==> flow/design.v <==
module branch_history_register #(parameter M = 4) (
    input logic clk,
    input logic reset,
    input logic branch_outcome,   
    output logic [M-1:0] bhr_out  
);
    always_ff @(posedge clk or posedge reset) begin
        if (reset) 
            bhr_out <= 0;  
        else 
            bhr_out <= {bhr_out[M-2:0], branch_outcome};  
    end
endmodule
module mnk_bit_predictor #(parameter K = 4,
                        parameter N = 2,
                        parameter M = 4
                        ) (
    input logic clk,
    input logic reset,
    input logic [K-1:0] index,
    input logic [M-1:0] bhr_in,
    input logic branch_outcome,        
    output logic prediction            
);
    logic [N-1:0] pht [((1<<K)*(1<<M))-1:0];  
    logic [K + M -1:0] new_index;
    assign new_index = {bhr_in,index};
    assign prediction = pht[new_index][N-1];
    always_ff @(posedge clk , posedge reset) begin
        if (reset) begin
            for (int i = 0; i < (1<<K)*(1<<M); i++)
                pht[i] <= 0;  
        end
        else begin
            if (branch_outcome) begin
                if (~(&pht[new_index]))
                    pht[new_index] <= pht[new_index] + 1;
            end
            else begin
                if (pht[new_index] > 0)
                    pht[new_index] <= pht[new_index] - 1;
            end
        end
    end
endmodule
module predictor_top #(parameter M = 3, parameter K = 4, parameter N = 3) (
    input logic clk,
    input logic reset,
    input logic [K-1:0] index,
    input logic branch_outcome,  
    output logic prediction,      
    output logic success
);
    logic [M-1:0] bhr_out;      
    branch_history_register #(M) bhr_inst (
        .clk(clk),
        .reset(reset),
        .branch_outcome(branch_outcome),
        .bhr_out(bhr_out)
    );
    mnk_bit_predictor #(K, N, M) pht_inst (
        .clk(clk),
        .reset(reset),
        .index(index),
        .bhr_in (bhr_out),
        .branch_outcome(branch_outcome),
        .prediction(prediction)
    );
    always_comb  begin
        if (prediction == branch_outcome)
        begin success = 1; end
        else begin
        success = 0;
        end
    end 
endmodule
Step by step through the tools: predictor_top --
Tool output for the design above, in the order of the flow. Line numbers count from 1 in the design file above. Cell names lack the library's common part. The mark n/a stands for no value.
Set-up: design top predictor_top, clock clk, cell library sky130hd, corner tt_025C_1v80

Elaborated design --
Counts by Yosys on the flattened word-level netlist (proc, flatten, opt, wreduce). Print and check cells are left out. Cells with the same type and inputs are merged into one.
Operators by class: add/sub/neg operators 2, equal/unequal tests 129, divide/modulo/power cells 0, reduce/logical cells 131, mux-type cells 648, $mul 0, bitwise operators 0, shifts and indexed selects 0, order comparisons 1
Operators with widths (count):
- two-way mux 3 bit | 646
- == test 7 bit with constant B | 64
- AND reduction 3 bit | 129
- parallel mux 3 bit (select 128 bit) | 1
- == test 7 x 6 -> 1 bit with constant B | 32
- == test 7 x 5 -> 1 bit with constant B | 16
- == test 7 x 4 -> 1 bit with constant B | 8
- == test 7 x 3 -> 1 bit with constant B | 4
- == test 7 x 2 -> 1 bit with constant B | 2
- == test 7 x 1 -> 1 bit with constant B | 1
- zero test 7 bit | 1
- adder 3 x 1 -> 3 bit with constant B | 1
- subtractor 3 x 1 -> 3 bit with constant B | 1
- greater-than comparator 3 x 1 -> 1 bit with constant B | 1
- inequality test 2 bit with constant B | 1
- nonzero test 2 bit | 1
- == test 1 bit | 1
- two-way mux 1 bit | 1
Storage and ports: bits in read-only memories 0, register bits after elaboration 387, word width x clocked read ports 0, output and inout port bits 2, memories kept 0, RAM bits 0, bits of input ports 7, elaborated cells 1040, bits in latches 0

Depth --
Depth = most cells in a row (Yosys ltp): at word level without a register or memory, in the mapped netlist without a sequential cell, where the memories' decode and read muxes count.
Logic depth: depth after elaboration 10, ABC_AREA 0, gate-level depth with buffers 19, gate-level depth less buffers 10

Netlist --
Yosys stat after the flow's synthesis: flattened, memories mapped to cells. It holds for the ABC_AREA given above (unset counts as 0); a run with the other value may have another netlist. The area totals of this step are shown rounded.
Synthesis totals: mapped area 19500 um^2, mapped cells 1795, sequential area 9680 um^2, mapped flip-flops 387
Cells by type:
- dfrtp_1 | count 387, area in all 9.68E+03 um^2
- mux2_2 | count 253, area in all 2.85E+03 um^2
- o21ai_0 | count 246, area in all 1.23E+03 um^2
- nor2_1 | count 133, area in all 499.229 um^2
- a22oi_1 | count 58, area in all 435.418 um^2
- buf_2 | count 67, area in all 335.322 um^2
- nand3_1 | count 67, area in all 335.322 um^2
- clkbuf_1 | count 85, area in all 319.056 um^2
- mux2_4 | count 16, area in all 240.23 um^2
- a32oi_1 | count 27, area in all 236.477 um^2
- nand2_1 | count 61, area in all 228.97 um^2
- o211ai_1 | count 28, area in all 210.202 um^2
- and3b_1 | count 19, area in all 166.41 um^2
- o22ai_1 | count 20, area in all 125.12 um^2
- nor4bb_1 | count 12, area in all 120.115 um^2
- buf_6 | count 10, area in all 112.608 um^2
- nor2b_1 | count 17, area in all 106.352 um^2
- a21oi_1 | count 21, area in all 105.101 um^2
Other cell types: 67; their cells: 268. By module: a second synthesis without flattening, with its own total; a netlist apart from the flattened one above.
Second synthesis, totals: cell total of the unflattened synthesis 1616, area (unflattened synthesis) 19600 um^2
Each row is one instance without its submodules.
By module:
- mnk_bit_predictor | area 19500 um^2, cells 1611, instances 1
- branch_history_register (M=3) | area 78.8 um^2, cells 4, instances 1
- predictor_top | area 8.8 um^2, cells 1, instances 1

Worst setup path after synthesis --
OpenSTA on the mapped netlist: ideal clock, no wires. The path of least setup slack (recovery checks aside). Input and output delay are each 20% of the period. Register names are those of the netlist, which keeps one name where synthesis merged equal registers.
Timing after synthesis: path type input to register, start in index[3], end reg pht_inst.pht[56][2], delay of the path 3.542 ns, path buffers 8, clock period 6.0 ns, data arrival time 4.614 ns, stages on the path 17, slack 1.259 ns, setup time 0.128 ns, time at the first pin 1.200 ns, synthesis period reached 4.741 ns
"delay of the path" = arrival - input delay + setup time. "stages on the path" counts driving pins, that of a launching flip-flop among them; a cell with two outputs on the path counts twice. "synthesis period reached" is the clock period less the worst setup slack; recovery checks do not enter. This is arithmetic on one report: input and output delays are still those of the set period (20% each). Between the ends stands the longest chain of elaborated cells between them, by number of cells; it is not shown to be the way that was timed. Of several equally long chains one is given. Each line given opens the expression or statement behind the cell; cells for indexed reads and writes are added by Yosys, which also makes memories of some case tables. A register here has more assigning lines than the two given.
On the way, after synthesis: path through buf_6 buf_6 buf_2 buf_2 buf_1 mux2i_1 o32ai_1 a2111oi_0 nand4_1 nor4b_2 nor2_1 buf_2 fa_1 xor2_1 buf_2 buf_2 mux2_1, cells in the longest elaborated chain 10, elaborated cells between the ends (all ways) 147, those cells by class 2 x add/sub; 1 x compare; 128 x eq/ne; 12 x mux; 4 x reduce/logical
Ends and longest elaborated chain, after synthesis:
- from (decl) | line 49 | input logic [K-1:0] index,
- == test 7 bit | line 40 | if (pht[new_index] > 0)
- parallel mux 3 bit (select 128 bit) | line 40
- two-way mux 3 bit | line 35 | if (branch_outcome) begin
- greater-than comparator 3 x 1 -> 1 bit | line 40
- two-way mux 3 bit | line 40
- two-way mux 3 bit | line 35
- subtractor 3 x 1 -> 3 bit | line 41 | pht[new_index] <= pht[new_index] - 1;
- two-way mux 3 bit | line 41
- two-way mux 3 bit | line 40
- two-way mux 3 bit | line 35
- to (assign) | line 37 | pht[new_index] <= pht[new_index] + 1;
- to (assign) | line 41
- to (decl) | line 25 | logic [N-1:0] pht [((1<<K)*(1<<M))-1:0];

Timing after layout --
From the final timing report of entry A: the path of least setup slack in the routed layout; clock arrival at registers is part of the times.
Timing after layout: path type input to output, start in index[1], end out success, path buffers 4, stages on the path 12, clock period 5.92 ns, time at the first pin 1.18 ns, data arrival time 4.65 ns, slack 0.09 ns
Between the ends stands the longest chain of elaborated cells between them, by number of cells; it is not shown to be the way that was timed. Of several equally long chains one is given.
On the way, after layout: path through buf_2 buf_4 and2_2 buf_4 a22o_1 a22oi_1 o21ai_0 a2111o_1 nor4b_4 nor2_1 xnor2_1 clkdlybuf4s50_1, cells in the longest elaborated chain 4, elaborated cells between the ends (all ways) 131, those cells by class 128 x eq/ne; 2 x mux; 1 x reduce/logical
Ends and longest elaborated chain, after layout:
- from (decl) | line 49 | input logic [K-1:0] index,
- == test 7 bit | line 28 | assign prediction = pht[new_index][N-1];
- parallel mux 3 bit (select 128 bit) | line 28
- == test 1 bit | line 70 | if (prediction == branch_outcome)
- two-way mux 1 bit | line 70
- to (decl) | line 52 | output logic success

Below are 3 stored runs of the flow (Yosys, OpenROAD; platform sky130hd) on predictor_top, each with its settings and what was measured, unordered. Constraints: input delay and output delay 20% of the set period each, output load 0.01 pF.
"achieved period": clock period set for the run, less the worst setup slack. It is reckoned from that one timing run; input and output delays stay at 20% of the period that was set.
By "time on the worst setup path" is meant the share of the clock period that the worst setup path is allowed (20% is reserved at inputs, 20% at outputs), minus its slack. Clock arrival times at its registers enter into it.
"total power of the final layout": no workload was simulated; the value follows from the tool's default switching activity.
Measured values are rounded.

* Entry A | settings: CORE_UTILIZATION 40; PLACE_DENSITY 0.6; period_ns 5.92; CAP_MARGIN 20; CORE_MARGIN 2; SLEW_MARGIN 20 | results: achieved period 5.832 ns; post-route worst hold slack 0.486 ns; time on the worst setup path 3.46 ns; class of the worst setup path input to output; total power of the final layout 0.00853 W; setup slack of the critical path 0.088 ns; sum of negative setup slack 0.000 ns; utilization of the finished layout 48.4 %; die outline area 50600 um^2; mapped cell area after synthesis 19500 um^2; standard-cell area of the final layout 23200 um^2
* Entry B | settings: CORE_ASPECT_RATIO 0.72; CORE_MARGIN 7; CORE_UTILIZATION 44; CTS_CLUSTER_SIZE 22; GPL_ROUTABILITY_DRIVEN 1; MAX_ROUTING_LAYER met5; MIN_ROUTING_LAYER met1; PLACE_DENSITY 0.58; SETUP_SLACK_MARGIN 0.46; TNS_END_PERCENT 85; period_ns 3.94; CAP_MARGIN 20; SLEW_MARGIN 20 | results: achieved period 4.265 ns; post-route worst hold slack 0.495 ns; time on the worst setup path 4.26 ns; class of the worst setup path register to register; total power of the final layout 0.0135 W; setup slack of the critical path -0.325 ns; sum of negative setup slack -61.1 ns; utilization of the finished layout 59.9 %; die outline area 50500 um^2; mapped cell area after synthesis 19500 um^2; standard-cell area of the final layout 26200 um^2
* Entry C | settings: ABC_AREA 1; CAP_MARGIN 30; CELL_PAD_IN_SITES_GLOBAL_PLACEMENT 3; CORE_ASPECT_RATIO 1.31; CORE_UTILIZATION 43; CTS_CLUSTER_DIAMETER 277; HOLD_SLACK_MARGIN 0.05; MAX_ROUTING_LAYER met5; PLACE_DENSITY_LB_ADDON 0.12; SLEW_MARGIN 10; TNS_END_PERCENT 80; period_ns 8.32; CORE_MARGIN 2 | did not finish, placement stopped with FLW-0024
